==> flow/design.v <==
module id_decoder(
  instr,
  alu_op,
  imm,
  alu_a_src,
  alu_b_src,
  mem_op,
  branch_op,
  dest_src
);
  parameter INSTR_W = 32;
  parameter ALU_OP_W = (4);
  parameter WORD_W = 32;
  input [INSTR_W - 1:0] instr;
  output reg [ALU_OP_W - 1:0] alu_op;
  output reg [WORD_W - 1:0] imm;
  output reg [(2) - 1:0] alu_a_src;
  output reg [(2) - 1:0] alu_b_src;
  output reg [(4) - 1:0] mem_op;
  output reg branch_op;
  output reg [(2) - 1:0] dest_src;
  wire [6:0] opcode = (instr[6:0]);
  wire [2:0] funct3 = (instr[14:12]);
  wire [6:0] funct7 = (instr[31:25]);
  wire [16:0] opcode_rtype = 
({(instr[31:25]), (instr[14:12]), (instr[6:0])});
  wire [16:0] opcode_itype = 
({7'b0, (instr[14:12]), (instr[6:0])});
  wire [16:0] opcode_stype = 
({7'b0, (instr[14:12]), (instr[6:0])});
  wire [16:0] opcode_btype = 
({7'b0, (instr[14:12]), (instr[6:0])});
  reg [16:0] opcode_complete;
  wire [11:0] itype_imm12 = (instr[31:20]);
  wire [11:0] stype_imm12 = ({instr[31:25], instr[11:7]});
  wire [11:0] btype_imm12 = 
({instr[31], instr[7], instr[30:25], instr[11:8], 1'b0});
  always@(*) begin
    case(opcode)
      (7'b0110011): opcode_complete = opcode_rtype;
      (7'b0010011): opcode_complete = opcode_itype;
      (7'b0000011): opcode_complete = opcode_stype;
      (7'b0100011): opcode_complete = opcode_stype;
      (7'b1100011): opcode_complete = opcode_btype;
      (7'b0110111): opcode_complete = ({10'b0, (7'b0110111)});
      (7'b0010111): opcode_complete = ({10'b0, (7'b0010111)});
      (7'b1101111): opcode_complete = ({10'b0, (7'b1101111)});
      (7'b1100111): opcode_complete = ({10'b0, (7'b1100111)});
      default: opcode_complete = 0;
    endcase
  end
  always@(*) begin
    mem_op = (0);
    branch_op = 0;
    case(opcode)
      (7'b0110011): begin
        imm = {32{1'b0}};
        alu_a_src = (0);
        alu_b_src = (0);
        dest_src = (1);
      end
      (7'b0010011): begin
        imm = $signed(itype_imm12);
        alu_a_src = (0);
        alu_b_src = (1);
        dest_src = (1);
      end
      (7'b0000011): begin
        imm = $signed(itype_imm12);
        alu_a_src = (0);
        alu_b_src = (1);
        dest_src = (2);
        case(funct3)
          (3'b000): mem_op = (6);
          (3'b001): mem_op = (5);
          (3'b010): mem_op = (4);
          (3'b100): mem_op = (7);
          (3'b101): mem_op = (8);
          default: mem_op = (0);
        endcase
      end
      (7'b0100011): begin
        imm = $signed(stype_imm12);
        alu_a_src = (0);
        alu_b_src = (0);
        dest_src = (0);
        case(funct3)
          (3'b000): mem_op = (3);
          (3'b001): mem_op = (2);
          (3'b010): mem_op = (1);
          default: mem_op = (0);
        endcase
      end
      (7'b1100011): begin
        imm = $signed(btype_imm12);
        alu_a_src = (0);
        alu_b_src = (0);
        dest_src = (0);
        branch_op = 1;
      end
      (7'b0110111): begin
        imm = ({instr[31:12], 12'b0});
        alu_a_src = (2);
        alu_b_src = (1);
        dest_src = (1);
      end
      (7'b0010111): begin
        imm = ({instr[31:12], 12'b0});
        alu_a_src = (1);
        alu_b_src = (1);
        dest_src = (1);
      end
      (7'b1101111): begin
        imm = ({instr[31], instr[19:12], instr[20], instr[30:21], 
12'b0});
        alu_a_src = (2);
        alu_b_src = (3);
        dest_src = (0);
        branch_op = 1;
      end
      (7'b1100111): begin
        imm = ($signed(instr[31:20]));
        alu_a_src = (2);
        alu_b_src = (3);
        dest_src = (3);
        branch_op = 1;
      end
      default: begin
        imm = 0;
        alu_a_src = (0);
        alu_b_src = (0);
        dest_src = (0);
      end
    endcase
  end
  always@(*) begin
    case(opcode_complete)
      ({(7'b0000000), (3'b000), (7'b0110011)}), ({7'b0000000, (3'b000), (7'b0010011)}): alu_op = (0);
      ({(7'b0100000), (3'b000), (7'b0110011)}): alu_op = (6);
      ({(7'b0000000), (3'b010), (7'b0110011)}), ({7'b0000000, (3'b010), (7'b0010011)}): alu_op = (4);
      ({(7'b0000000), (3'b010), (7'b0110011)}), ({7'b0000000, (3'b011), (7'b0010011)}): alu_op = (5);
      ({(7'b0000000), (3'b100), (7'b0110011)}), ({7'b0000000, (3'b100), (7'b0010011)}): alu_op = (3);
      ({(7'b0000000), (3'b110), (7'b0110011)}), ({7'b0000000, (3'b110), (7'b0010011)}): alu_op = (2);
      ({(7'b0000000), (3'b111), (7'b0110011)}), ({7'b0000000, (3'b111), (7'b0010011)}): alu_op = (1);
      ({7'h00, (3'b000), (7'b1100011)}): alu_op = (3);
      ({7'h00, (3'b001), (7'b1100011)}): alu_op = (12);
      ({7'h00, (3'b100), (7'b1100011)}): alu_op = (10);
      ({7'h00, (3'b101), (7'b1100011)}): alu_op = (4);
      ({7'h00, (3'b110), (7'b1100011)}): alu_op = (10);
      ({7'h00, (3'b111), (7'b1100011)}): alu_op = (11);
      ({10'b0, (7'b0110111)}): alu_op = (0);
      ({10'b0, (7'b0010111)}): alu_op = (0);
      ({10'b0, (7'b1101111)}): alu_op = (0);
      ({10'b0, (7'b1100111)}): alu_op = (0);
      default: alu_op = (0);
    endcase
  end
endmodule
module alu(
  opp_a,
  opp_b,
  op,
  eval,
  zero
);
  parameter DATA_W = 32;
  localparam ALU_OP_W = (4);
  input [DATA_W - 1:0] opp_a;
  input [DATA_W - 1:0] opp_b;
  input [ALU_OP_W - 1:0] op;
  output reg [DATA_W - 1:0] eval;
  output zero;
  assign zero = (eval == 0);
  always@(*) begin
    case(op)
      (0): eval = opp_a + opp_b;
      (6): eval = opp_a - opp_b;
      (1): eval = opp_a & opp_b;
      (2): eval = opp_a | opp_b;
      (3): eval = opp_a ^ opp_b;
      (4): eval = $signed(opp_a) < $signed(opp_b);
      (5): eval = opp_a < opp_b;
      (10): eval = $signed(opp_a) >= $signed(opp_b);
      (11): eval = opp_a >= opp_b;
      (12): eval = opp_a != opp_b;
      default: eval = 0;
    endcase
  end
endmodule
module register_file(
  clk,
  aresetn,
  rd_reg_a,
  rd_reg_b,
  rd_data_a,
  rd_data_b,
  wr_en,
  wr_reg,
  wr_data
);
  parameter REG_COUNT = 32;
  parameter REG_W = 32;
  parameter REG_IDX_W = $clog2(REG_COUNT);
  input clk;
  input aresetn;
  input [REG_IDX_W - 1:0] rd_reg_a;
  input [REG_IDX_W - 1:0] rd_reg_b;
  output [REG_W - 1:0] rd_data_a;
  output [REG_W - 1:0] rd_data_b;
  input wr_en;
  input [REG_IDX_W - 1:0] wr_reg;
  input [REG_W - 1:0] wr_data;
  reg [REG_W - 1:0] registers [0:REG_COUNT - 1];
  integer i;
  always@(posedge clk) begin
    if(aresetn == 0) begin
      for(i = 0; i < REG_COUNT; i = i + 1) begin
        registers[i] <= 0;
      end
    end else if(wr_en == 1 && wr_reg != 0) begin
      registers[wr_reg] <= wr_data;
    end
  end
  assign rd_data_a = registers[rd_reg_a];
  assign rd_data_b = registers[rd_reg_b];
endmodule
module fe(
  clk,
  clr,
  stall,
  i_branch,
  i_branch_addr,
  o_pc,
  o_instr_req
);
  input clk;
  input clr;
  input stall;
  input i_branch;
  input [32 - 1:0] i_branch_addr;
  output [32 -1:0] o_pc;
  output o_instr_req;
  reg [32 - 1:0] r_pc;
  always@(posedge clk) begin
    if(clr == 1) begin
      r_pc <= 0;
    end else if(stall == 0) begin
      if (i_branch == 1) begin
        r_pc <= i_branch_addr + 32 / 8;
      end else begin
        r_pc <= r_pc + 32 / 8;
      end
    end
  end
  assign o_pc = i_branch ? i_branch_addr : r_pc;
  assign o_instr_req = ~clr;
endmodule
module id(
  clk,
  clr,
  stall,
  rf_reset,
  i_pc,
  i_instr,
  i_ex_alu_eval,
  i_ex_dest_reg,
  i_ex_dest_src,
  i_me_dest_reg,
  i_me_dest_src,
  i_me_dest_data,
  i_wb_dest_en,
  i_wb_dest_reg,
  i_wb_dest_data,
  o_pc,
  o_instr,
  o_alu_op,
  o_alu_data_a,
  o_alu_data_b,
  o_imm,
  o_mem_op,
  o_dest_src,
  o_dest_reg,
  o_branch_op,
  o_mem_hazard
);
  input clk;
  input clr;
  input stall;
  input rf_reset;
  input [32 - 1:0] i_pc;
  input [32 - 1:0] i_instr;
  wire [32 - 1:0] s_instr;
  input [$clog2(32) - 1:0] i_ex_dest_reg;
  input [(2) - 1:0] i_ex_dest_src;
  input [32 - 1:0] i_ex_alu_eval;
  input [$clog2(32) - 1:0] i_me_dest_reg;
  input [(2) - 1:0] i_me_dest_src;
  input [32 - 1:0] i_me_dest_data;
  input i_wb_dest_en;
  input [$clog2(32) - 1:0] i_wb_dest_reg;
  input [32 - 1:0] i_wb_dest_data;
  output [32 - 1:0] o_pc;
  output [32 - 1:0] o_instr;
  reg [32 - 1:0] r_pc;
  reg [32 - 1:0] r_instr;
  output [(4) - 1:0] o_alu_op;
  output reg[32 - 1:0] o_alu_data_a;
  output reg[32 - 1:0] o_alu_data_b;
  output [32 - 1:0] o_imm;
  output [(4) - 1:0] o_mem_op;
  output o_branch_op;
  output [(2) - 1:0] o_dest_src;
  output [$clog2(32) - 1:0] o_dest_reg;
  assign o_dest_reg = (s_instr[11:7]);
  output o_mem_hazard;
  wire [(2) - 1:0] s_alu_src_a;
  wire [(2) - 1:0] s_alu_src_b;
  wire [(4) - 1:0] s_mem_op;
  wire [(2) - 1:0] s_dest_src;
  wire s_branch_op;
  wire [$clog2(32) - 1:0] s_reg_a = (s_instr[19:15]);
  wire [32 - 1:0] s_reg_data_a;
  wire [$clog2(32) - 1:0] s_reg_b = (s_instr[24:20]);
  wire [32 - 1:0] s_reg_data_b;
  reg s_mem_hazard_reg_a;
  reg s_mem_hazard_reg_b;
  reg [32 - 1:0] r_temp_pc;
  reg [32 - 1:0] r_temp_instr;
  reg r_temp_valid;
  always@(posedge clk) begin
    if(clr == 1) begin
      r_pc <= 0;
      r_instr <= 0;
      r_temp_valid <= 0;
    end else begin
      if(r_temp_valid == 0) begin
        r_pc <= i_pc;
        r_instr <= i_instr;
      end
      if(stall == 1) begin
        r_temp_pc <= r_pc;
        r_temp_instr <= r_instr;
      end
      r_temp_valid <= stall;
    end
  end
  assign o_pc = r_temp_valid ? r_temp_pc : r_pc;
  assign o_instr = r_temp_valid ? r_temp_instr : r_instr;
  assign s_instr = o_instr;
  assign o_mem_hazard = s_mem_hazard_reg_a | s_mem_hazard_reg_b;
  assign o_mem_op = stall ? (0) : s_mem_op;
  assign o_dest_src = stall ? (0) : s_dest_src;
  assign o_branch_op = ~stall & s_branch_op;
  id_decoder dec(
    .instr(s_instr),
    .alu_op(o_alu_op),
    .imm(o_imm),
    .mem_op(s_mem_op),
    .alu_a_src(s_alu_src_a),
    .alu_b_src(s_alu_src_b),
    .dest_src(s_dest_src),
    .branch_op(s_branch_op)
  );
  register_file rf(
    .clk(clk),
    .aresetn(rf_reset),
    .rd_reg_a(s_reg_a),
    .rd_reg_b(s_reg_b),
    .rd_data_a(s_reg_data_a),
    .rd_data_b(s_reg_data_b),
    .wr_en(i_wb_dest_en),
    .wr_reg(i_wb_dest_reg),
    .wr_data(i_wb_dest_data)
  );
  function [32 - 1:0] fwd_alu_data;
    input [$clog2(32) - 1:0] reg_num;
    input [32 - 1:0] reg_data;
  begin
    if(reg_num != 0 && reg_num == i_ex_dest_reg &&
      i_ex_dest_src == (1)) begin
      fwd_alu_data = i_ex_alu_eval;
    end else if(reg_num != 0 && reg_num == i_me_dest_reg &&
      i_me_dest_src != (0)) begin
      fwd_alu_data = i_me_dest_data;
    end else if(reg_num != 0 && reg_num == i_wb_dest_reg &&
      i_wb_dest_en == 1) begin
      fwd_alu_data = i_wb_dest_data;
    end else begin
      fwd_alu_data = reg_data;
    end
  end
  endfunction
  function mem_hazard_stall;
    input [$clog2(32) - 1:0] reg_num;
  begin
    if(reg_num != 0 && reg_num == i_ex_dest_reg &&
      i_ex_dest_src == (2)) begin
      mem_hazard_stall = 1;
    end else begin
      mem_hazard_stall = 0;
    end
  end
  endfunction
  always@(*) begin
    s_mem_hazard_reg_a = 0;
    case(s_alu_src_a)
      (0): begin
        o_alu_data_a = fwd_alu_data(s_reg_a, s_reg_data_a);
        s_mem_hazard_reg_a = mem_hazard_stall(s_reg_a);
      end
      (1): o_alu_data_a = r_pc;
      (2): o_alu_data_a = 0;
      default: o_alu_data_a = 0;
    endcase
    s_mem_hazard_reg_b = 0;
    case(s_alu_src_b)
      (0): begin
        o_alu_data_b = fwd_alu_data(s_reg_b, s_reg_data_b);
        s_mem_hazard_reg_b = mem_hazard_stall(s_reg_b);
      end
      (1): o_alu_data_b = o_imm;
      (2): o_alu_data_b = 32 / 8;
      (3): o_alu_data_b = 0;
      default: o_alu_data_b = 0;
    endcase
  end
endmodule
module ex(
  clk,
  clr,
  stall,
  i_pc,
  i_instr,
  i_alu_op,
  i_alu_data_a,
  i_alu_data_b,
  i_imm,
  i_mem_op,
  i_dest_src,
  i_dest_reg,
  i_branch_op,
  o_pc,
  o_instr,
  o_dest_src,
  o_dest_reg,
  o_alu_eval,
  o_mem_op,
  o_mem_req_addr,
  o_mem_req_wr_data,
  o_mem_req_wr_en,
  o_mem_req_count,
  o_branch,
  o_branch_addr
);
  input clk;
  input clr;
  input stall;
  input [32 - 1:0] i_pc;
  input [32 - 1:0] i_instr;
  input [(4) - 1:0] i_alu_op;
  input [32 - 1:0] i_alu_data_a;
  input [32 - 1:0] i_alu_data_b;
  input [32 - 1:0] i_imm;
  input [(4) - 1:0] i_mem_op;
  input [(2) - 1:0] i_dest_src;
  input [$clog2(32) - 1:0] i_dest_reg;
  input i_branch_op;
  reg [32 - 1:0] r_pc;
  reg [32 - 1:0] r_instr;
  reg [(4) - 1:0] r_alu_op;
  reg [32 - 1:0] r_alu_data_a;
  reg [32 - 1:0] r_alu_data_b;
  reg [32 - 1:0] r_imm;
  reg [(4) - 1:0] r_mem_op;
  reg [(2) - 1:0] r_dest_src;
  reg [$clog2(32) - 1:0] r_dest_reg;
  reg r_branch_op;
  wire [32 - 1:0] s_alu_eval;
  wire s_alu_zero;
  output [32 - 1:0] o_pc;
  output [32 - 1:0] o_instr;
  output [(2) - 1:0] o_dest_src;
  output [$clog2(32) - 1:0] o_dest_reg;
  output [32 - 1:0] o_alu_eval;
  output [(4) - 1:0] o_mem_op;
  output [32 - 1:0] o_mem_req_addr;
  output [32 - 1:0] o_mem_req_wr_data;
  output reg o_mem_req_wr_en;
  output reg [(2) - 1:0] o_mem_req_count;
  output o_branch;
  output [32 - 1:0] o_branch_addr;
  assign o_pc = r_pc;
  assign o_instr = r_instr;
  assign o_dest_src = r_dest_src;
  assign o_dest_reg = r_dest_reg;
  assign o_alu_eval = s_alu_eval;
  assign o_mem_op = r_mem_op;
  assign o_branch = s_alu_zero & r_branch_op;
  assign o_branch_addr = r_pc + r_imm;
  always@(posedge clk) begin
    if(clr == 1) begin
      r_pc <= 0;
      r_instr <= 0;
      r_alu_op <= (0);
      r_alu_data_a <= 0;
      r_alu_data_b <= 0;
      r_imm <= 0;
      r_mem_op <= (0);
      r_dest_src <= (0);
      r_dest_reg <= 0;
      r_branch_op <= 0;
    end else if(stall == 0) begin
      r_pc <= i_pc;
      r_instr <= i_instr;
      r_alu_op <= i_alu_op;
      r_mem_op <= i_mem_op;
      r_alu_data_a <= i_alu_data_a;
      r_alu_data_b <= i_alu_data_b;
      r_imm <= i_imm;
      r_dest_src <= i_dest_src;
      r_dest_reg <= i_dest_reg;
      r_branch_op <= i_branch_op;
    end
  end
  alu comp(
    .opp_a(r_alu_data_a),
    .opp_b(r_alu_data_b),
    .op(r_alu_op),
    .eval(s_alu_eval),
    .zero(s_alu_zero)
  );
  assign o_mem_req_addr = r_imm + r_alu_data_a;
  assign o_mem_req_wr_data = r_alu_data_b;
  always@(*) begin
    case(r_mem_op)
      (1): begin
        o_mem_req_count = (3);
        o_mem_req_wr_en = 1;
      end
      (2): begin
        o_mem_req_count = (2);
        o_mem_req_wr_en = 1;
      end
      (3): begin
        o_mem_req_count = (1);
        o_mem_req_wr_en = 1;
      end
      (4): begin
        o_mem_req_count = (3);
        o_mem_req_wr_en = 0;
      end
      (5): begin
        o_mem_req_count = (2);
        o_mem_req_wr_en = 0;
      end
      (6): begin
        o_mem_req_count = (1);
        o_mem_req_wr_en = 0;
      end
      (8): begin
        o_mem_req_count = (2);
        o_mem_req_wr_en = 0;
      end
      (7): begin
        o_mem_req_count = (1);
        o_mem_req_wr_en = 0;
      end
      default: begin
        o_mem_req_count = (0);
        o_mem_req_wr_en = 0;
      end
    endcase
  end
endmodule
module me(
  clk,
  clr,
  stall,
  i_pc,
  i_instr,
  i_dest_src,
  i_dest_reg,
  i_alu_eval,
  i_mem_read,
  i_mem_op,
  o_pc,
  o_instr,
  o_dest_src,
  o_dest_reg,
  o_dest_data
);
  input clk;
  input clr;
  input stall;
  input [32 - 1:0] i_pc;
  input [32 - 1:0] i_instr;
  input [(2) - 1:0] i_dest_src;
  input [$clog2(32) - 1:0] i_dest_reg;
  input [32 - 1:0] i_alu_eval;
  input [32 - 1:0] i_mem_read;
  input [(4) -1:0] i_mem_op;
  reg [32 - 1:0] r_pc;
  reg [32 - 1:0] r_instr;
  reg [(2) - 1:0] r_dest_src;
  reg [$clog2(32) - 1:0] r_dest_reg;
  reg [32 - 1:0] r_alu_eval;
  reg [32 - 1:0] r_mem_read;
  reg [32 - 1:0] s_final_mem_read;
  output [32 - 1:0] o_pc;
  output [32 - 1:0] o_instr;
  output [(2) - 1:0] o_dest_src;
  output [$clog2(32) - 1:0] o_dest_reg;
  output reg [32 - 1:0] o_dest_data;
  assign o_pc = r_pc;
  assign o_instr = r_instr;
  assign o_dest_src = r_dest_src;
  assign o_dest_reg = r_dest_reg;
  always@(posedge clk) begin
    if(clr == 1) begin
      r_pc <= 0;
      r_instr <= 0;
      r_dest_src <= 0;
      r_dest_reg <= 0;
      r_alu_eval <= 0;
      r_mem_read <= 0;
    end else if(stall == 0) begin
      r_pc <= i_pc;
      r_instr <= i_instr;
      r_dest_src <= i_dest_src;
      r_dest_reg <= i_dest_reg;
      r_alu_eval <= i_alu_eval;
      r_mem_read <= i_mem_read;
    end
  end
  always@(*) begin
    if(i_mem_op == (7) || i_mem_op == (8)) begin
      s_final_mem_read = i_mem_read;
    end else begin
      s_final_mem_read = $signed(i_mem_read);
    end
    case(r_dest_src)
      (0): o_dest_data = 0;
      (1): o_dest_data = r_alu_eval;
      (2): o_dest_data = s_final_mem_read;
      (3): o_dest_data = r_pc + 32 / 8;
      default: o_dest_data = 0;
    endcase
  end
endmodule
module wb(
  clk,
  clr,
  i_pc,
  i_instr,
  i_dest_src,
  i_dest_reg,
  i_dest_data,
  o_pc,
  o_instr,
  o_dest_en,
  o_dest_reg,
  o_dest_data
);
  input clk;
  input clr;
  input [32 - 1:0] i_pc;
  input [32 - 1:0] i_instr;
  input [(2) - 1:0] i_dest_src;
  input [$clog2(32) - 1:0] i_dest_reg;
  input [32 - 1:0] i_dest_data;
  reg [32 - 1:0] r_pc;
  reg [32 - 1:0] r_instr;
  reg [(2) - 1:0] r_dest_src;
  reg [$clog2(32) - 1:0] r_dest_reg;
  reg [32 - 1:0] r_dest_data;
  output [32 - 1:0] o_pc;
  output [32 - 1:0] o_instr;
  output o_dest_en;
  output [$clog2(32) - 1:0] o_dest_reg;
  output [32 - 1:0] o_dest_data;
  assign o_pc = r_pc;
  assign o_instr = r_instr;
  assign o_dest_en = r_dest_src != (0);
  assign o_dest_reg = r_dest_reg;
  assign o_dest_data = r_dest_data;
  always@(posedge clk) begin
    if(clr == 1) begin
      r_pc <= 0;
      r_instr <= 0;
      r_dest_src <= (0);
      r_dest_reg <= 0;
      r_dest_data <= 0;
    end else begin
      r_pc <= i_pc;
      r_instr <= i_instr;
      r_dest_src <= i_dest_src;
      r_dest_reg <= i_dest_reg;
      r_dest_data <= i_dest_data;
    end
  end
endmodule
module pipeline(
  clk,
  resetn,
  o_instr_req_addr,
  o_instr_req_en,
  i_instr_res_data,
  o_mem_req_addr,
  o_mem_req_wr_data,
  o_mem_req_wr_en,
  o_mem_req_count,
  i_mem_res_rd_data,
  i_mem_res_code
);
  input clk;
  input resetn;
  output [32 - 1:0] o_instr_req_addr;
  output o_instr_req_en;
  input [32 - 1:0] i_instr_res_data;
  output [32 - 1:0] o_mem_req_addr;
  output [32 - 1:0] o_mem_req_wr_data;
  output o_mem_req_wr_en;
  output [(2) - 1:0] o_mem_req_count;
  input [32 - 1:0] i_mem_res_rd_data;
  input [(3) - 1:0] i_mem_res_code;
  wire fe_clr;
  wire fe_stall;
  wire fe_branch;
  wire [32 - 1:0] fe_branch_addr;
  wire [32 - 1:0] fe_pc;
  wire id_clr;
  wire id_stall;
  wire [32 - 1:0] id_pc;
  wire [32 - 1:0] id_instr;
  wire [(4) - 1:0] id_alu_op;
  wire [32 - 1:0] id_alu_data_a;
  wire [32 - 1:0] id_alu_data_b;
  wire [32 - 1:0] id_imm;
  wire [(4) - 1:0] id_mem_op;
  wire [(2) - 1:0] id_dest_src;
  wire [$clog2(32) - 1:0] id_dest_reg;
  wire id_branch_op;
  wire id_mem_hazard;
  wire ex_clr;
  wire ex_stall;
  wire [32 - 1:0] ex_pc;
  wire [32 - 1:0] ex_instr;
  wire [32 - 1:0] ex_alu_eval;
  wire [(2) - 1:0] ex_dest_src;
  wire [$clog2(32) - 1:0] ex_dest_reg;
  wire [(4) - 1:0] ex_mem_op;
  wire me_clr;
  wire me_stall;
  wire [32 - 1:0] me_pc;
  wire [32 - 1:0] me_instr;
  wire [(2) - 1:0] me_dest_src;
  wire [$clog2(32) - 1:0] me_dest_reg;
  wire [32 - 1:0] me_dest_data;
  wire wb_clr;
  wire wb_stall;
  wire wb_dest_en;
  wire [$clog2(32) - 1:0] wb_dest_reg;
  wire [32 - 1:0] wb_dest_data;
  assign fe_clr = ~resetn;
  assign id_clr = ~resetn | fe_branch;
  assign ex_clr = ~resetn | fe_branch;
  assign me_clr = ~resetn;
  assign wb_clr = ~resetn;
  assign fe_stall = id_mem_hazard;
  assign id_stall = id_mem_hazard;
  assign ex_stall = 0;
  assign me_stall = 0;
  assign wb_stall = 0;
  assign o_instr_req_addr = fe_pc;
  fe p0(
    .clk(clk),
    .clr(fe_clr),
    .stall(fe_stall),
    .i_branch(fe_branch),
    .i_branch_addr(fe_branch_addr),
    .o_pc(fe_pc),
    .o_instr_req(o_instr_req_en)
  );
  reg [32 - 1:0] fe_pc_delay;
  always@(posedge clk) begin
    fe_pc_delay <= fe_pc;
  end
  id p1(
    .clk(clk),
    .clr(id_clr),
    .stall(id_stall),
    .rf_reset(resetn),
    .i_pc(fe_pc_delay),
    .i_instr(i_instr_res_data),
    .i_ex_dest_reg(ex_dest_reg),
    .i_ex_dest_src(ex_dest_src),
    .i_ex_alu_eval(ex_alu_eval),
    .i_me_dest_reg(me_dest_reg),
    .i_me_dest_src(me_dest_src),
    .i_me_dest_data(me_dest_data),
    .i_wb_dest_en(wb_dest_en),
    .i_wb_dest_reg(wb_dest_reg),
    .i_wb_dest_data(wb_dest_data),
    .o_pc(id_pc),
    .o_instr(id_instr),
    .o_alu_op(id_alu_op),
    .o_alu_data_a(id_alu_data_a),
    .o_alu_data_b(id_alu_data_b),
    .o_imm(id_imm),
    .o_mem_op(id_mem_op),
    .o_dest_src(id_dest_src),
    .o_dest_reg(id_dest_reg),
    .o_branch_op(id_branch_op),
    .o_mem_hazard(id_mem_hazard)
  );
  ex p2(
    .clk(clk),
    .clr(ex_clr),
    .stall(ex_stall),
    .i_pc(id_pc),
    .i_instr(id_instr),
    .i_alu_op(id_alu_op),
    .i_alu_data_a(id_alu_data_a),
    .i_alu_data_b(id_alu_data_b),
    .i_imm(id_imm),
    .i_mem_op(id_mem_op),
    .i_dest_src(id_dest_src),
    .i_dest_reg(id_dest_reg),
    .i_branch_op(id_branch_op),
    .o_pc(ex_pc),
    .o_instr(ex_instr),
    .o_dest_src(ex_dest_src),
    .o_dest_reg(ex_dest_reg),
    .o_alu_eval(ex_alu_eval),
    .o_mem_op(ex_mem_op),
    .o_mem_req_addr(o_mem_req_addr),
    .o_mem_req_wr_data(o_mem_req_wr_data),
    .o_mem_req_wr_en(o_mem_req_wr_en),
    .o_mem_req_count(o_mem_req_count),
    .o_branch(fe_branch),
    .o_branch_addr(fe_branch_addr)
  );
  me p3(
    .clk(clk),
    .clr(me_clr),
    .stall(me_stall),
    .i_pc(ex_pc),
    .i_instr(ex_instr),
    .i_dest_src(ex_dest_src),
    .i_dest_reg(ex_dest_reg),
    .i_alu_eval(ex_alu_eval),
    .i_mem_read(i_mem_res_rd_data),
    .i_mem_op(ex_mem_op),
    .o_pc(me_pc),
    .o_instr(me_instr),
    .o_dest_src(me_dest_src),
    .o_dest_reg(me_dest_reg),
    .o_dest_data(me_dest_data)
  );
  wb p4(
    .clk(clk),
    .clr(wb_clr),
    .i_pc(me_pc),
    .i_instr(me_instr),
    .i_dest_src(me_dest_src),
    .i_dest_reg(me_dest_reg),
    .i_dest_data(me_dest_data),
    .o_dest_en(wb_dest_en),
    .o_dest_reg(wb_dest_reg),
    .o_dest_data(wb_dest_data)
  );
endmodule
; ---- Tool chain data of pipeline
; Module pipeline before and after one edit of its RTL, step after step.
; Lines under "before" count in the file above, lines under "after" in the edited file.
; "change": "after" minus "before" as printed here. "change_rel_pct": 100 x difference / "before".
; Operators carry their Yosys type and port widths (W data, S select, Z words).
; Library cell names are shortened.
; The mark -- stands for no value.
[setup]
top_module = pipeline
clock_port = clk
cell_library = sky130hd
corner = tt_025C_1v80

; ---- Diff
; The edit as a unified diff against the file above.
; A script made this edit; it was not meant as an optimisation.
; begin of diff
@@ -199,5 +199,5 @@
   wr_data
 );
-  parameter REG_COUNT = 32;
+  parameter REG_COUNT = 48;
   parameter REG_W = 32;
   parameter REG_IDX_W = $clog2(REG_COUNT);
; end of diff

; ---- Word-level counts
; Source: Yosys, flattened and elaborated, memories not mapped. Widths are those after wreduce. Print and check cells do not count.
; Yosys's memory passes give these memory sizes; they may raise the number of words (mostly to a power of two), join words into wider ones and drop unused or constant bits.
[bits]
columns = element, before, after, change, change_rel_pct
row1 = reg_bits, 443, 443, 0, 0.00
row2 = ram_bits, 1024, 2048, 1024, 100.00
row3 = rom_bits, 48, 48, 0, 0.00
row4 = n_memories, 2, 2, 0, 0.00
row5 = out_inout_bits, 100, 100, 0, 0.00
[classes]
columns = element, before, after, change, change_rel_pct
row1 = n_addsub, 7, 7, 0, 0.00
row2 = compare, 4, 4, 0, 0.00
row3 = equal, 54, 54, 0, 0.00
row4 = mux, 36, 36, 0, 0.00
row5 = bitwise, 10, 10, 0, 0.00
row6 = reduce_and_logical, 42, 42, 0, 0.00
[ops]
columns = op, before, after, change, change_rel_pct
row1 = $mux W5, 2, 0, -2, -100.00
row2 = $mux W6, 0, 2, 2, --
row3 = $reduce_bool A5 Y1, 3, 2, -1, -33.33
row4 = $reduce_bool A6 Y1, 0, 1, 1, --
row5 = $logic_and A1 B1 Y1, 15, 15, 0, 0.00
row6 = $mux W32, 12, 12, 0, 0.00
row7 = $eq A17 B10 Y1 const B, 10, 10, 0, 0.00
row8 = $mux W1, 7, 7, 0, 0.00
row9 = $eq A5 B5 Y1, 6, 6, 0, 0.00
row10 = $reduce_or A2 Y1, 6, 6, 0, 0.00
row11 = $reduce_or A3 Y1, 6, 6, 0, 0.00
row12 = $eq A2 B2 Y1 const B, 5, 5, 0, 0.00
row13 = $eq A2 B1 Y1 const B, 4, 4, 0, 0.00
row14 = $add A32 B3 Y32 const B, 3, 3, 0, 0.00
row15 = $add A32 B32 Y32, 3, 3, 0, 0.00
row16 = $eq A17 B9 Y1 const B, 3, 3, 0, 0.00
row17 = $eq A4 B3 Y1 const B, 3, 3, 0, 0.00
row18 = $eq A4 B4 Y1 const B, 3, 3, 0, 0.00
row19 = $eq A7 B6 Y1 const B, 3, 3, 0, 0.00
row20 = $eq A7 B7 Y1 const B, 3, 3, 0, 0.00
row21 = $logic_not A2 Y1, 3, 3, 0, 0.00
row22 = $not A1 Y1, 3, 3, 0, 0.00
row23 = $reduce_or A4 Y1, 3, 3, 0, 0.00
row24 = $and A1 B1 Y1, 2, 2, 0, 0.00
row25 = $eq A3 B3 Y1 const B, 2, 2, 0, 0.00
row26 = $eq A4 B2 Y1 const B, 2, 2, 0, 0.00
row27 = $eq A7 B5 Y1 const B, 2, 2, 0, 0.00
row28 = $ge A32 B32 Y1, 2, 2, 0, 0.00
; The list need not be complete.

; ---- Logic depth
; Depth = most cells in a row (Yosys ltp): at word level without a register or memory, in the mapped netlist without a sequential cell, where the memories' decode and read muxes count.
[logic_depth]
columns = element, before, after, change, change_rel_pct
row1 = ltp_word, 10, 10, 0, 0.00
row2 = ABC_AREA, 0, 0, --, --
row3 = mapped_depth, 30, 31, 1, 3.33

; ---- Mapped cells and area
; The flow's flattened synthesis, as Yosys stat reports it; memories are mapped. The netlist is that of the ABC_AREA named above (0 if unset); the other value can give another one.
[synth_totals]
columns = element, before, after, change, change_rel_pct
row1 = stdcells, 8542, 8438, -104, -1.22
row2 = synth_area_um2, 83667.7, 84036.8, 369.1, 0.44
row3 = sequential_area_um2, 40438.8, 40438.8, 0.0, 0.00
row4 = ff_cells, 1476, 1476, 0, 0.00
[types]
columns = type, before, after, change, change_rel_pct
row1 = nand3_1, 832, 295, -537, -64.54
row2 = and3_1, 92, 241, 149, 161.96
row3 = a311oi_1, 168, 237, 69, 41.07
row4 = a31oi_1, 55, 108, 53, 96.36
row5 = o311ai_0, 7, 56, 49, 700.00
row6 = o211ai_1, 79, 31, -48, -60.76
row7 = clkbuf_1, 639, 595, -44, -6.89
row8 = a22oi_1, 69, 25, -44, -63.77
row9 = nand2_1, 1515, 1558, 43, 2.84
row10 = mux2i_1, 144, 184, 40, 27.78
row11 = a21oi_1, 222, 251, 29, 13.06
row12 = nor2_1, 497, 525, 28, 5.63
row13 = a22o_1, 5, 32, 27, 540.00
row14 = buf_2, 12, 37, 25, 208.33
row15 = and2_1, 1072, 1096, 24, 2.24
row16 = o31ai_1, 33, 14, -19, -57.58
row17 = a32oi_1, 2, 21, 19, 950.00
row18 = buf_1, 70, 87, 17, 24.29
; The list need not be complete.
; The figures by module come from a second, unflattened synthesis with its own total; it is not the netlist above.
[hier_totals]
columns = element, before, after, change, change_rel_pct
row1 = hier_cells, 8748, 10508, 1760, 20.12
row2 = hier_area_um2, 91860.6, 140888.9, 49028.3, 53.37
; Each row is one instance without its submodules.
[modules_before]
columns = mod, n_inst, n_cells, area_um2, mod_seq_area_um2
row1 = register_file, 1, 4609, 55694.7, 30749.5
row2 = ex, 1, 1050, 9596.7, 3583.4
row3 = id, 1, 929, 8848.5, 3223.1
row4 = alu, 1, 958, 6242.2, 0.0
row5 = me, 1, 501, 4658.2, 2062.0
row6 = wb, 1, 218, 2813.9, 2062.0
row7 = fe, 1, 311, 2429.8, 640.6
row8 = id_decoder, 1, 137, 922.1, 0.0
row9 = pipeline, 1, 35, 654.4, 640.6
[modules_after]
columns = mod, n_inst, n_cells, area_um2, mod_seq_area_um2
row1 = register_file, 1, 6410, 105048.2, 61499.0
row2 = ex, 1, 1021, 9330.2, 3583.4
row3 = id, 1, 930, 8852.2, 3223.1
row4 = alu, 1, 958, 6242.2, 0.0
row5 = me, 1, 501, 4658.2, 2062.0
row6 = wb, 1, 218, 2813.9, 2062.0
row7 = fe, 1, 298, 2367.3, 640.6
row8 = id_decoder, 1, 137, 922.1, 0.0
row9 = pipeline, 1, 35, 654.4, 640.6

; ---- Timing after synthesis
; Source: OpenSTA report_checks on the synthesized netlist (no wires, ideal clock, input and output delay 20% of the period each), path of least setup slack; recovery checks are left aside. Register names are those of the netlist, which keeps one name where synthesis merged equal registers.
[synth_path]
columns = element, before, after, change, change_rel_pct
row1 = kind, register to register, register to register, --, --
row2 = start, register p2.r_alu_data_b[1], register p2.r_alu_data_b[19], --, --
row3 = end, register p1.r_temp_instr[0], register p1.r_temp_instr[0], --, --
row4 = period_ps, 10500, 10500, 0, 0.00
row5 = setup_ps, 487, 486, -1, --
row6 = launch_ps, 0, 0, 0, --
row7 = arrival_time_ps, 6320, 6645, 325, 5.14
row8 = path_slack_ps, 3693, 3369, -324, --
row9 = path_delay_ps, 6807, 7131, 324, 4.76
row10 = driving_pins, 19, 19, 0, 0.00
row11 = period_less_setup_slack_ps, 6807, 7131, 324, 4.76
; "path_delay_ps" is the arrival time less input delay plus setup time.
; "driving_pins": output pins that drive a net of the path, with the launching flip-flop's if there is one; two outputs of one cell count as two.
; "period_less_setup_slack_ps" = period - worst setup slack (recovery checks aside). The figure is calculated, with input and output delays left at 20% of the set period.
; Between the ends stands the longest chain of elaborated cells between them, by number of cells; it is not shown to be the way that was timed. Of several equally long chains one is given.
; A line is the first line of the expression or statement that the cell stems from. Yosys adds cells for indexed reads and writes and turns some case tables into memories.
[synth_via_before]
cell_sequence = dfxtp_1 -> inv_1 -> ha_1 -> a211oi_1 -> or3_1 -> a211oi_1 -> or3_1 -> a21boi_1 -> nor3_1 -> nor3_1 -> o22ai_1 -> and3_1 -> and4_1 -> buf_2 -> nand3_1 -> nand2_1 -> clkbuf_1 -> clkbuf_1 -> nor2_1
elab_chain_len = 7
cone_cells = 16
classes_between = add/sub: 2; compare: 4; eq/ne: 1; mux: 1; logic: 6; reduce/logical: 2
[synth_rtl_before]
columns = element, line_no
row1 = start: declaration, 472  ; reg [32 - 1:0] r_alu_data_b;
row2 = start: assignment, 506  ; r_alu_data_b <= 0;
row3 = start: assignment, 518  ; r_alu_data_b <= i_alu_data_b;
row4 = $ge A32 B32 Y1, 184
row5 = $pmux W32 S10, 175  ; case(op)
row6 = $logic_not A32 Y1, 173
row7 = $and A1 B1 Y1, 498  ; assign o_branch = s_alu_zero & r_branch_op;
row8 = $or A1 B1 Y1, 765  ; assign id_clr = ~resetn | fe_branch;
row9 = $not A1 Y1, --
row10 = $reduce_and A2 Y1, --
row11 = end: assignment, 342  ; r_temp_instr <= r_instr;
row12 = end: declaration, 328  ; reg [32 - 1:0] r_temp_instr;
[synth_via_after]
cell_sequence = dfxtp_1 -> inv_1 -> ha_1 -> clkbuf_1 -> inv_1 -> a21oi_1 -> nor3_1 -> a2111oi_0 -> a2111oi_0 -> o311ai_0 -> mux2i_1 -> o21ai_0 -> and4b_1 -> nand4_4 -> buf_2 -> nand2_2 -> buf_2 -> buf_2 -> nor2_1
elab_chain_len = 7
cone_cells = 16
classes_between = add/sub: 2; compare: 4; eq/ne: 1; mux: 1; logic: 6; reduce/logical: 2
[synth_rtl_after]
columns = element, line_no
row1 = start: declaration, 472  ; reg [32 - 1:0] r_alu_data_b;
row2 = start: assignment, 506  ; r_alu_data_b <= 0;
row3 = start: assignment, 518  ; r_alu_data_b <= i_alu_data_b;
row4 = $ge A32 B32 Y1, 184
row5 = $pmux W32 S10, 175  ; case(op)
row6 = $logic_not A32 Y1, 173
row7 = $and A1 B1 Y1, 498  ; assign o_branch = s_alu_zero & r_branch_op;
row8 = $or A1 B1 Y1, 765  ; assign id_clr = ~resetn | fe_branch;
row9 = $not A1 Y1, --
row10 = $reduce_and A2 Y1, --
row11 = end: assignment, 342  ; r_temp_instr <= r_instr;
row12 = end: declaration, 328  ; reg [32 - 1:0] r_temp_instr;

; ---- Worst path after layout
; From the final timing report of each run of pair A: the path of least setup slack in the routed layout; clock arrival at registers is part of the times.
; The path's times are printed in steps of 10 ps; the period is the one set.
[layout_path]
columns = element, before, after, change, change_rel_pct
row1 = kind, register to output, register to output, --, --
row2 = start, register p2.r_alu_data_a[1], register p2.r_alu_data_a[1], --, --
row3 = end, output port o_instr_req_addr[1], output port o_instr_req_addr[11], --, --
row4 = period_ps, 9790, 9790, 0, 0.00
row5 = launch_ps, 850, 830, -20, -2.35
row6 = arrival_time_ps, 7440, 7150, -290, -3.90
row7 = path_slack_ps, 400, 680, 280, --
row8 = driving_pins, 17, 16, -1, -5.88
; Between the ends stands the longest chain of elaborated cells between them, by number of cells; it is not shown to be the way that was timed. Of several equally long chains one is given.
[layout_via_before]
cell_sequence = dfxtp_1 -> inv_1 -> ha_1 -> o21bai_1 -> o211ai_1 -> a31oi_2 -> a211oi_2 -> o31ai_2 -> a21oi_2 -> o41ai_1 -> o21ai_0 -> o41ai_1 -> and3_1 -> nand3_1 -> buf_4 -> o21ai_0 -> clkdlybuf4s50_1
elab_chain_len = 5
cone_cells = 14
cone_lines = 14
classes_between = add/sub: 2; compare: 4; eq/ne: 1; mux: 2; logic: 4; reduce/logical: 1
[layout_rtl_before]
columns = element, line_no
row1 = start: declaration, 471  ; reg [32 - 1:0] r_alu_data_a;
row2 = start: assignment, 505  ; r_alu_data_a <= 0;
row3 = start: assignment, 517  ; r_alu_data_a <= i_alu_data_a;
row4 = $ge A32 B32 Y1, 184
row5 = $pmux W32 S10, 175  ; case(op)
row6 = $logic_not A32 Y1, 173
row7 = $and A1 B1 Y1, 498  ; assign o_branch = s_alu_zero & r_branch_op;
row8 = $mux W32, 255  ; assign o_pc = i_branch ? i_branch_addr : r_pc;
row9 = end: declaration, 717  ; output [32 - 1:0] o_instr_req_addr;
[layout_via_after]
cell_sequence = dfxtp_1 -> inv_1 -> ha_1 -> o21bai_1 -> o211ai_1 -> a31oi_1 -> a31oi_1 -> a21oi_1 -> a21oi_1 -> mux2i_1 -> a21oi_1 -> nor2b_1 -> nand4_4 -> buf_12 -> o21ai_0 -> clkdlybuf4s50_1
elab_chain_len = 5
cone_cells = 14
cone_lines = 14
classes_between = add/sub: 2; compare: 4; eq/ne: 1; mux: 2; logic: 4; reduce/logical: 1
[layout_rtl_after]
columns = element, line_no
row1 = start: declaration, 471  ; reg [32 - 1:0] r_alu_data_a;
row2 = start: assignment, 505  ; r_alu_data_a <= 0;
row3 = start: assignment, 517  ; r_alu_data_a <= i_alu_data_a;
row4 = $ge A32 B32 Y1, 184
row5 = $pmux W32 S10, 175  ; case(op)
row6 = $logic_not A32 Y1, 173
row7 = $and A1 B1 Y1, 498  ; assign o_branch = s_alu_zero & r_branch_op;
row8 = $mux W32, 255  ; assign o_pc = i_branch ? i_branch_addr : r_pc;
row9 = end: declaration, 717  ; output [32 - 1:0] o_instr_req_addr;

; ---- Flow runs
; Runs of the flow (Yosys, OpenROAD) on both versions; the two runs of a pair have the same settings. The constraints put input and output delay at 20% of the set period each and load the outputs with 0.01 pF.
[flow_settings_pair_A]
period_ns = 9.79
CAP_MARGIN = 20
CORE_MARGIN = 2
CORE_UTILIZATION = 40
SLEW_MARGIN = 20
[results_pair_A]
columns = element, before, after, change, change_rel_pct
row1 = yosys.chip_area_um2, 83667.7, 84036.8, 369.1, 0.44
row2 = die_footprint_um2, 212844.0, 213777.0, 933.0, 0.44
row3 = final_cell_area_um2, 93721.1, 94346.7, 625.6, 0.67
row4 = finalUtil_pct, 45.2, 45.1, -0.1, --
row5 = fin_ws_ps, 397, 683, 286, --
row6 = timing.setup.tns_ps, 0, 0, 0, --
row7 = hold_worst_slack_ps, 456, 458, 2, --
row8 = power_total_w, 0.015356, 0.015529, 0.000173, 1.13
row9 = clock_period_reached_ps, 9393, 9107, -286, -3.04
[flow_settings_pair_B]
ABC_AREA = 0
CAP_MARGIN = 5
CELL_PAD_IN_SITES_GLOBAL_PLACEMENT = 3
CORE_MARGIN = 10
CORE_UTILIZATION = 49
HOLD_SLACK_MARGIN = -0.1
SETUP_SLACK_MARGIN = 1.0
SLEW_MARGIN = 30
period_ns = 11.5
[results_pair_B]
columns = element, before, after, change, change_rel_pct
row1 = yosys.chip_area_um2, 83667.7, 84036.8, 369.1, 0.44
row2 = die_footprint_um2, 187680.0, 188469.0, 789.0, 0.42
row3 = final_cell_area_um2, 93330.8, 93586.0, 255.2, 0.27
row4 = finalUtil_pct, 55.0, 55.0, 0.0, --
row5 = fin_ws_ps, 1329, 1862, 533, --
row6 = timing.setup.tns_ps, 0, 0, 0, --
row7 = hold_worst_slack_ps, 460, 465, 5, --
row8 = power_total_w, 0.013189, 0.013151, -0.000038, -0.29
row9 = clock_period_reached_ps, 10171, 9638, -533, -5.24
; "clock_period_reached_ps" is the run's clock period less its worst setup slack. It is reckoned from that one timing run; input and output delays stay at 20% of the period that was set.
; By "power_total_w" is meant OpenSTA's value without simulated activity: inputs other than the clock are taken to toggle once in ten clock periods, and the tool carries that through the logic.
